==> flow/design.v <==
module counter_1000(clk,rst,clkout,statechange);
input clk,rst;
output clkout;
output [1:0] statechange;
reg clkout;
reg [9:0] flag1;
reg [1:0] statechange;
always @(posedge clk) 
begin   
    if(rst)
        begin
            flag1<=0;
            clkout<=1'b1;
        end
	else if(flag1<500) 
		begin
			flag1<=flag1+1;
			clkout<=1'b1;
		end 
	else if(flag1<1000)
		begin
			flag1<=flag1+1;
			clkout<=1'b0;
        end
    else if(flag1==1000)
        begin
            flag1<=0;
            clkout<=1'b1;
		end
end
always @(posedge clk)
begin 
    if(rst)
        statechange <= 0;
    else if(flag1==1000)
    begin
        if(statechange<3)
            statechange <= statechange + 1;
        else
            statechange <= 0;
    end
end
endmodule
module TrigSignal(clk_1m,rst,trig);
input clk_1m,rst;
output trig;
reg trig;
reg [16:0]flag1;
always @(posedge clk_1m) 
begin   
    if(rst)
        begin
            flag1<=0;
            trig<=1'b0;
        end
	else if(flag1<15) 
		begin
			flag1<=flag1+1;
			trig<=1'b1;
		end 
	else if(flag1<100000)
		begin
			flag1<=flag1+1;
			trig<=1'b0;
        end
    else if(flag1==100000)
        begin
            flag1<=0;
            trig<=1'b0;
		end
end
endmodule 
module PosCounter(clk_1m,rst,echo,dis_count);
input clk_1m,rst,echo;
output [19:0] dis_count;
reg [19:0] dis_count;
reg [19:0] count;
reg [19:0] countfinal;
always@(posedge clk_1m)
begin 
    if(rst)
    begin
        dis_count <= 0;
        count <= 0;
        countfinal <= 0;
    end
    else if(echo == 1'b1)
    begin
        count <= count+1;
        countfinal <= count;
    end
    else 
    begin
        dis_count <= countfinal *120 >> 6;
        count <= 0;
    end
end 
endmodule  
module Showdigit(in,LED_activating_counter,out1,out2);
input [19:0] in;
input [1:0] LED_activating_counter;
output reg [6:0] out1;
output reg [3:0] out2;
reg [3:0] outnumber;
always @(*)
begin
    case(LED_activating_counter)
    2'b00: 
    begin
        out2 = 4'b0111; 
        outnumber = (in / 10000)%10; 
    end
    2'b01: 
    begin
        out2 = 4'b1011; 
        outnumber = (in / 1000)%10; 
    end
    2'b10: 
    begin
        out2 = 4'b1101; 
        outnumber = ((in / 100)%10); 
    end
    2'b11: 
    begin
        out2 = 4'b1110; 
        outnumber = ((in / 10)%10); 
    end
    default: begin out2 = 4'b1111; outnumber = 4'b0000; end
    endcase
end
always@(*)
begin
    case(outnumber)
    4'b0000: out1 = 7'b0000001;  
    4'b0001: out1 = 7'b1001111;  
    4'b0010: out1 = 7'b0010010;  
    4'b0011: out1 = 7'b0000110;  
    4'b0100: out1 = 7'b1001100;  
    4'b0101: out1 = 7'b0100100;  
    4'b0110: out1 = 7'b0100000;  
    4'b0111: out1 = 7'b0001111;  
    4'b1000: out1 = 7'b0000000;  
    4'b1001: out1 = 7'b0000100;  
    default: out1 = 7'b0000001;  
    endcase
end
endmodule  
module Top(clk, rst, Trig, Echo, distance, sel);
input clk, rst, Echo;
output Trig;
output [6:0] distance;
output [3:0] sel;
wire [19:0] dis;
wire [1:0] state;
wire clk_1k;
counter_1000 u3(.clk(clk), .rst(rst), .clkout(clk_1k), .statechange(state));
TrigSignal u1(.clk_1m(clk), .rst(rst), .trig(Trig));
PosCounter u2(.clk_1m(clk), .rst(rst), .echo(Echo), .dis_count(dis));
Showdigit u4(.in(dis),.LED_activating_counter(state),.out1(distance[6:0]),.out2(sel[3:0]));
endmodule  
# Reports on Top
# Each step is given for the RTL above and for the edited RTL.
# Lines under "before" count in the file above, lines under "after" in the edited file.
# "diff" is "after" less "before", of the values as shown; "rel_change_pct" is that difference over "before", in percent.
# Operators: Yosys type, input widths -> output width; for muxes data width and select width s.
# A cell with n/a has no value.
[inputs]
top = "Top"
clk_port = "clk"
cell_library = "sky130hd"
pvt_corner = "tt_025C_1v80"

# The edit
# Unified diff, file above to edited file.
# This change comes from a script, not from a designer. The edited design behaves differently; no optimisation was intended.
# begin of diff
@@ -8,10 +8,5 @@
 always @(posedge clk) 
 begin   
-    if(rst)
-        begin
-            flag1<=0;
-            clkout<=1'b1;
-        end
-	else if(flag1<500) 
+    if(flag1<500) 
 		begin
 			flag1<=flag1+1;
# end of diff

# After elaboration
# Counts by Yosys on the flattened word-level netlist (proc, flatten, opt, wreduce; memories kept). Register bits leave out memories and registers merged into their read ports (data or address). Print and check cells are left out. Cells with the same type and inputs are merged into one.
# Yosys's memory passes give these memory sizes; they may raise the number of words (mostly to a power of two), join words into wider ones and drop unused or constant bits.
[word_totals]
columns = ["item", "before", "after", "diff", "rel_change_pct"]
rows = [
  ["in_bits", 3, 3, 0, 0.00],
  ["mem_bits_ro", 112, 112, 0, 0.00],
  ["ff_bits", 90, 90, 0, 0.00],
  ["memories", 1, 1, 0, 0.00],
  ["elab_cells", 48, 48, 0, 0.00],
  ["out_inout_bits", 12, 12, 0, 0.00],
]
[classes]
columns = ["item", "before", "after", "diff", "rel_change_pct"]
rows = [
  ["logic", 1, 1, 0, 0.00],
  ["multipliers", 1, 1, 0, 0.00],
  ["cmp", 5, 5, 0, 0.00],
  ["n_eq", 5, 5, 0, 0.00],
  ["div_mod_pow", 8, 8, 0, 0.00],
  ["add_sub_neg", 4, 4, 0, 0.00],
  ["mux", 12, 12, 0, 0.00],
  ["reduce_and_logical", 4, 4, 0, 0.00],
]
[memory_table]
columns = ["item", "before", "after"]
rows = [
  ["mem_shapes", "16 x 7 bit 1R0W", "16 x 7 bit 1R0W"],
]
# Unchanged operator kinds not shown: 28.

# Logic depth
# Depth = most cells in a row (Yosys ltp): at word level without a register or memory, in the mapped netlist without a sequential cell, where the memories' decode and read muxes count.
[depth]
columns = ["item", "before", "after", "diff", "rel_change_pct"]
rows = [
  ["depth_word", 4, 4, 0, 0.00],
  ["ABC_AREA", "0", "0", "n/a", "n/a"],
  ["ltp_mapped", 431, 432, 1, 0.23],
]

# Synthesis result
# Source: synth_stat.txt of the flow (Yosys; design flattened, memories mapped). It holds for the ABC_AREA given above (unset counts as 0); a run with the other value may have another netlist.
[mapped]
columns = ["item", "before", "after", "diff", "rel_change_pct"]
rows = [
  ["synth_area_um2", 27894.3, 27865.5, -28.8, -0.10],
  ["buffers", 146, 143, -3, -2.05],
  ["ffs", 90, 90, 0, 0.00],
  ["mapped_cells", 3991, 3958, -33, -0.83],
  ["sequential_area_um2", 1801.7, 1901.8, 100.1, 5.56],
]
[by_type]
columns = ["cell", "before", "after", "diff", "rel_change_pct"]
rows = [
  ["sky130_fd_sc_hd__nor2_1", 491, 468, -23, -4.68],
  ["sky130_fd_sc_hd__clkbuf_1", 114, 94, -20, -17.54],
  ["sky130_fd_sc_hd__nor3_1", 234, 253, 19, 8.12],
  ["sky130_fd_sc_hd__xnor2_1", 146, 127, -19, -13.01],
  ["sky130_fd_sc_hd__nand4_1", 60, 41, -19, -31.67],
  ["sky130_fd_sc_hd__mux2i_1", 60, 78, 18, 30.00],
  ["sky130_fd_sc_hd__or3_1", 41, 57, 16, 39.02],
  ["sky130_fd_sc_hd__or2_2", 37, 52, 15, 40.54],
  ["sky130_fd_sc_hd__a31oi_1", 41, 54, 13, 31.71],
  ["sky130_fd_sc_hd__o221ai_1", 22, 9, -13, -59.09],
  ["sky130_fd_sc_hd__inv_1", 138, 126, -12, -8.70],
  ["sky130_fd_sc_hd__mux2_2", 46, 58, 12, 26.09],
  ["sky130_fd_sc_hd__nor4_1", 21, 33, 12, 57.14],
  ["sky130_fd_sc_hd__buf_2", 16, 28, 12, 75.00],
  ["sky130_fd_sc_hd__a21oi_1", 283, 272, -11, -3.89],
  ["sky130_fd_sc_hd__and3_1", 50, 39, -11, -22.00],
  ["sky130_fd_sc_hd__nand2_1", 324, 334, 10, 3.09],
  ["sky130_fd_sc_hd__dfxtp_1", 90, 80, -10, -11.11],
]
# Unchanged cell types not shown: 14.
# The list need not be complete.
# By module: a second synthesis without flattening, with its own total; a netlist apart from the flattened one above.
[unflattened]
columns = ["item", "before", "after", "diff", "rel_change_pct"]
rows = [
  ["hier_cells", 4098, 4168, 70, 1.71],
  ["hier_area_um2", 29295.6, 29472.0, 176.4, 0.60],
]
# Each row is one instance without its submodules.
[modules_before]
columns = ["mod", "mod_area_um2", "instances", "n_cells"]
rows = [
  ["Showdigit", 23283.6, 1, 3434],
  ["PosCounter", 4202.8, 1, 458],
  ["TrigSignal", 1099.8, 1, 129],
  ["counter_1000", 709.4, 1, 77],
  ["Top", 0.0, 1, 0],
]
[modules_after]
columns = ["mod", "mod_area_um2", "instances", "n_cells"]
rows = [
  ["Showdigit", 23402.4, 1, 3511],
  ["PosCounter", 4202.8, 1, 458],
  ["TrigSignal", 1099.8, 1, 129],
  ["counter_1000", 767.0, 1, 70],
  ["Top", 0.0, 1, 0],
]

# Worst setup path after synthesis
# Path of least setup slack by OpenSTA after synthesis, without wires, with an ideal clock, recovery checks aside; 20% of the period is set as input and as output delay. Where synthesis merged equal registers, the netlist keeps one of their names.
[synth_timing]
columns = ["item", "before", "after", "diff", "rel_change_pct"]
rows = [
  ["kind", "reg2out", "reg2out", "n/a", "n/a"],
  ["start", "register u3.statechange[0]", "register u3.statechange[0]", "n/a", "n/a"],
  ["end", "output port distance[2]", "output port distance[1]", "n/a", "n/a"],
  ["path_slack_ps", 719144, 718490, -654, "n/a"],
  ["t_required_ps", 800000, 800000, 0, 0.00],
  ["t_arrival_ps", 80856, 81510, 654, 0.81],
  ["launch_ps", 0, 0, 0, "n/a"],
  ["output_delay_ps", 200000, 200000, 0, 0.00],
  ["driving_pins", 415, 413, -2, -0.48],
  ["clock_period_ps", 1000000, 1000000, 0, 0.00],
  ["path_delay_ps", 80856, 81510, 654, 0.81],
  ["synth_period_reached_ps", 280856, 281510, 654, 0.23],
]
# "path_delay_ps" is the arrival time less input delay plus setup time.
# A path that ends at an output port has no setup time.
# "driving_pins": output pins that drive a net of the path, with the launching flip-flop's if there is one; two outputs of one cell count as two.
# "synth_period_reached_ps" = period - worst setup slack (recovery checks aside). The figure is calculated, with input and output delays left at 20% of the set period.
# A register here has more assigning lines than the two given.
[synth_between_before]
path_cell_list = "sky130_fd_sc_hd__dfxtp_1 sky130_fd_sc_hd__inv_1 sky130_fd_sc_hd__ha_1 sky130_fd_sc_hd__clkbuf_1 sky130_fd_sc_hd__inv_1 sky130_fd_sc_hd__nand2_1 sky130_fd_sc_hd__ha_1 sky130_fd_sc_hd__and4b_1 sky130_fd_sc_hd__nand4_1 sky130_fd_sc_hd__o21a_1 sky130_fd_sc_hd__nand2_1 sky130_fd_sc_hd__nand2_1 sky130_fd_sc_hd__ha_1 sky130_fd_sc_hd__and3_1 sky130_fd_sc_hd__nand4_1 sky130_fd_sc_hd__o21ai_1 sky130_fd_sc_hd__clkbuf_1 sky130_fd_sc_hd__mux2_2 (+379 left out) sky130_fd_sc_hd__o21ai_0 sky130_fd_sc_hd__nand2b_1 sky130_fd_sc_hd__a21oi_1 sky130_fd_sc_hd__nor2b_1 sky130_fd_sc_hd__o21ai_0 sky130_fd_sc_hd__nand2b_1 sky130_fd_sc_hd__a21oi_1 sky130_fd_sc_hd__nor2b_1 sky130_fd_sc_hd__o21ai_0 sky130_fd_sc_hd__nand2b_1 sky130_fd_sc_hd__a21oi_1 sky130_fd_sc_hd__nand2_1 sky130_fd_sc_hd__o211ai_1 sky130_fd_sc_hd__a31o_2 sky130_fd_sc_hd__inv_1 sky130_fd_sc_hd__ha_1 sky130_fd_sc_hd__nand4bb_1 sky130_fd_sc_hd__o221ai_1"
[synth_rtl_before]
columns = ["item", "line_no", "text"]
rows = [
  ["start, declared", 4, "output [1:0] statechange;"],
  ["start, assigned", 34, "statechange <= 0;"],
  ["start, assigned", 38, "statechange <= statechange + 1;"],
  ["end, declared", 151, "output [6:0] distance;"],
]
# before: No chain of elaborated cells between the ends is given.
[synth_between_after]
path_cell_list = "sky130_fd_sc_hd__dfxtp_1 sky130_fd_sc_hd__inv_1 sky130_fd_sc_hd__ha_1 sky130_fd_sc_hd__clkbuf_1 sky130_fd_sc_hd__inv_1 sky130_fd_sc_hd__nand2_1 sky130_fd_sc_hd__ha_1 sky130_fd_sc_hd__o21a_1 sky130_fd_sc_hd__nor2_1 sky130_fd_sc_hd__xnor2_1 sky130_fd_sc_hd__mux2i_1 sky130_fd_sc_hd__inv_1 sky130_fd_sc_hd__ha_1 sky130_fd_sc_hd__nor2_1 sky130_fd_sc_hd__a2111oi_1 sky130_fd_sc_hd__a211oi_1 sky130_fd_sc_hd__nor2_1 sky130_fd_sc_hd__ha_1 (+377 left out) sky130_fd_sc_hd__ha_1 sky130_fd_sc_hd__o21a_1 sky130_fd_sc_hd__o21ai_0 sky130_fd_sc_hd__nand2b_1 sky130_fd_sc_hd__a21oi_1 sky130_fd_sc_hd__nor2b_1 sky130_fd_sc_hd__o21ai_0 sky130_fd_sc_hd__nand2b_1 sky130_fd_sc_hd__a21oi_1 sky130_fd_sc_hd__nor2b_1 sky130_fd_sc_hd__o21ai_0 sky130_fd_sc_hd__nand2b_1 sky130_fd_sc_hd__nor4_1 sky130_fd_sc_hd__a211oi_1 sky130_fd_sc_hd__o41ai_2 sky130_fd_sc_hd__inv_1 sky130_fd_sc_hd__ha_1 sky130_fd_sc_hd__mux2_2"
[synth_rtl_after]
columns = ["item", "line_no", "text"]
rows = [
  ["start, declared", 4, "output [1:0] statechange;"],
  ["start, assigned", 29, "statechange <= 0;"],
  ["start, assigned", 33, "statechange <= statechange + 1;"],
  ["end, declared", 146, "output [6:0] distance;"],
]
# after: No chain of elaborated cells between the ends is given.

# Worst path after layout
# From the final timing report of each run of pair A: the path of least setup slack in the routed layout; clock arrival at registers is part of the times.
# The path's times are printed in steps of 10 ps; the period is the one set.
[layout_timing]
columns = ["item", "before", "after", "diff", "rel_change_pct"]
rows = [
  ["kind", "reg2out", "reg2out", "n/a", "n/a"],
  ["start", "register u3.statechange[0]", "register u3.statechange[0]", "n/a", "n/a"],
  ["end", "output port distance[2]", "output port distance[1]", "n/a", "n/a"],
  ["launch_ps", 350, 350, 0, 0.00],
  ["t_required_ps", 234400, 234400, 0, 0.00],
  ["driving_pins", 377, 380, 3, 0.80],
  ["t_arrival_ps", 90520, 91110, 590, 0.65],
  ["clock_period_ps", 293000, 293000, 0, 0.00],
  ["path_slack_ps", 143880, 143290, -590, "n/a"],
  ["output_delay_ps", 58600, 58600, 0, 0.00],
]
# A register here has more assigning lines than the two given.
[layout_between_before]
path_cell_list = "sky130_fd_sc_hd__dfxtp_1 sky130_fd_sc_hd__inv_1 sky130_fd_sc_hd__ha_2 sky130_fd_sc_hd__buf_4 sky130_fd_sc_hd__clkinv_1 sky130_fd_sc_hd__ha_1 sky130_fd_sc_hd__o21ai_0 sky130_fd_sc_hd__nor2_1 sky130_fd_sc_hd__ha_1 sky130_fd_sc_hd__and4b_1 sky130_fd_sc_hd__nand4_1 sky130_fd_sc_hd__o21ai_0 sky130_fd_sc_hd__nand2_1 sky130_fd_sc_hd__nand2_1 sky130_fd_sc_hd__ha_1 sky130_fd_sc_hd__and3_1 sky130_fd_sc_hd__nand4_1 sky130_fd_sc_hd__o21ai_1 (+341 left out) sky130_fd_sc_hd__a21oi_1 sky130_fd_sc_hd__o41a_2 sky130_fd_sc_hd__or4b_1 sky130_fd_sc_hd__or4_1 sky130_fd_sc_hd__nor3b_1 sky130_fd_sc_hd__xnor2_1 sky130_fd_sc_hd__ha_1 sky130_fd_sc_hd__nor2_1 sky130_fd_sc_hd__nand4_1 sky130_fd_sc_hd__a311o_1 sky130_fd_sc_hd__or4_1 sky130_fd_sc_hd__a2111oi_0 sky130_fd_sc_hd__a31o_2 sky130_fd_sc_hd__inv_1 sky130_fd_sc_hd__ha_1 sky130_fd_sc_hd__nand4bb_1 sky130_fd_sc_hd__o221ai_1 sky130_fd_sc_hd__clkdlybuf4s50_1"
[layout_rtl_before]
columns = ["item", "line_no", "text"]
rows = [
  ["start, declared", 4, "output [1:0] statechange;"],
  ["start, assigned", 34, "statechange <= 0;"],
  ["start, assigned", 38, "statechange <= statechange + 1;"],
  ["end, declared", 151, "output [6:0] distance;"],
]
# before: No chain of elaborated cells between the ends is given.
[layout_between_after]
path_cell_list = "sky130_fd_sc_hd__dfxtp_1 sky130_fd_sc_hd__inv_1 sky130_fd_sc_hd__ha_2 sky130_fd_sc_hd__buf_4 sky130_fd_sc_hd__inv_1 sky130_fd_sc_hd__nand2_2 sky130_fd_sc_hd__ha_1 sky130_fd_sc_hd__o21a_1 sky130_fd_sc_hd__nor2_1 sky130_fd_sc_hd__xnor2_1 sky130_fd_sc_hd__mux2i_1 sky130_fd_sc_hd__inv_1 sky130_fd_sc_hd__ha_1 sky130_fd_sc_hd__nor2_1 sky130_fd_sc_hd__a2111oi_1 sky130_fd_sc_hd__a211oi_1 sky130_fd_sc_hd__nor2_1 sky130_fd_sc_hd__ha_1 (+344 left out) sky130_fd_sc_hd__o21a_1 sky130_fd_sc_hd__o21ai_0 sky130_fd_sc_hd__nand2b_1 sky130_fd_sc_hd__a21oi_1 sky130_fd_sc_hd__nor2b_1 sky130_fd_sc_hd__o21ai_0 sky130_fd_sc_hd__nand2b_1 sky130_fd_sc_hd__a21oi_1 sky130_fd_sc_hd__nor2b_1 sky130_fd_sc_hd__o21ai_0 sky130_fd_sc_hd__nand2b_1 sky130_fd_sc_hd__nor4_1 sky130_fd_sc_hd__a211oi_1 sky130_fd_sc_hd__o41ai_2 sky130_fd_sc_hd__inv_1 sky130_fd_sc_hd__ha_1 sky130_fd_sc_hd__mux2_2 sky130_fd_sc_hd__clkdlybuf4s50_1"
[layout_rtl_after]
columns = ["item", "line_no", "text"]
rows = [
  ["start, declared", 4, "output [1:0] statechange;"],
  ["start, assigned", 29, "statechange <= 0;"],
  ["start, assigned", 33, "statechange <= statechange + 1;"],
  ["end, declared", 146, "output [6:0] distance;"],
]
# after: No chain of elaborated cells between the ends is given.

# Layout results
# Runs of the flow (Yosys, OpenROAD) on both versions; the two runs of a pair have the same settings. The constraints put input and output delay at 20% of the set period each and load the outputs with 0.01 pF.
[flow_settings_pair_A]
CORE_UTILIZATION = 40
PLACE_DENSITY = 0.6
period_ns = 293.0
CAP_MARGIN = 20
CORE_MARGIN = 2
SLEW_MARGIN = 20
[measured_pair_A]
columns = ["item", "before", "after", "diff", "rel_change_pct"]
rows = [
  ["ys_area_um2", 27894.3, 27865.5, -28.8, -0.10],
  ["worstSetupSlack_ps", 143882, 143289, -593, "n/a"],
  ["final_stdcell_area_um2", 29203.0, 29174.2, -28.8, -0.10],
  ["timing.hold.ws_ps", 467, 461, -6, "n/a"],
  ["tns_setup_ps", 0, 0, 0, "n/a"],
  ["achieved_clock_period_ps", 149118, 149711, 593, 0.40],
  ["die_um2", 71864.2, 71791.8, -72.4, -0.10],
  ["finish.utilization_pct", 42.4, 42.4, 0.0, "n/a"],
]
[flow_settings_pair_B]
ABC_AREA = 1
CAP_MARGIN = 10
CORE_ASPECT_RATIO = 0.55
CORE_MARGIN = 10
CORE_UTILIZATION = 59
GPL_ROUTABILITY_DRIVEN = 0
GPL_TIMING_DRIVEN = 1
MAX_ROUTING_LAYER = "met5"
PLACE_DENSITY = 0.48
SETUP_SLACK_MARGIN = -2.0
period_ns = 255.0
SLEW_MARGIN = 20
[measured_pair_B]
columns = ["item", "before", "after", "diff", "rel_change_pct"]
rows = [
  ["ys_area_um2", 32001.9, 30272.8, -1729.1, -5.40],
  ["worstSetupSlack_ps", 134634, 132211, -2423, "n/a"],
  ["final_stdcell_area_um2", 32733.9, 31018.5, -1715.4, -5.24],
  ["timing.hold.ws_ps", 445, 451, 6, "n/a"],
  ["tns_setup_ps", 0, 0, 0, "n/a"],
  ["achieved_clock_period_ps", 120366, 122789, 2423, 2.01],
  ["die_um2", 64375.2, 61178.5, -3196.7, -4.97],
  ["finish.utilization_pct", 60.9, 61.3, 0.4, "n/a"],
]
# "achieved_clock_period_ps" is the run's clock period less its worst setup slack. It is reckoned from that one timing run; input and output delays stay at 20% of the period that was set.
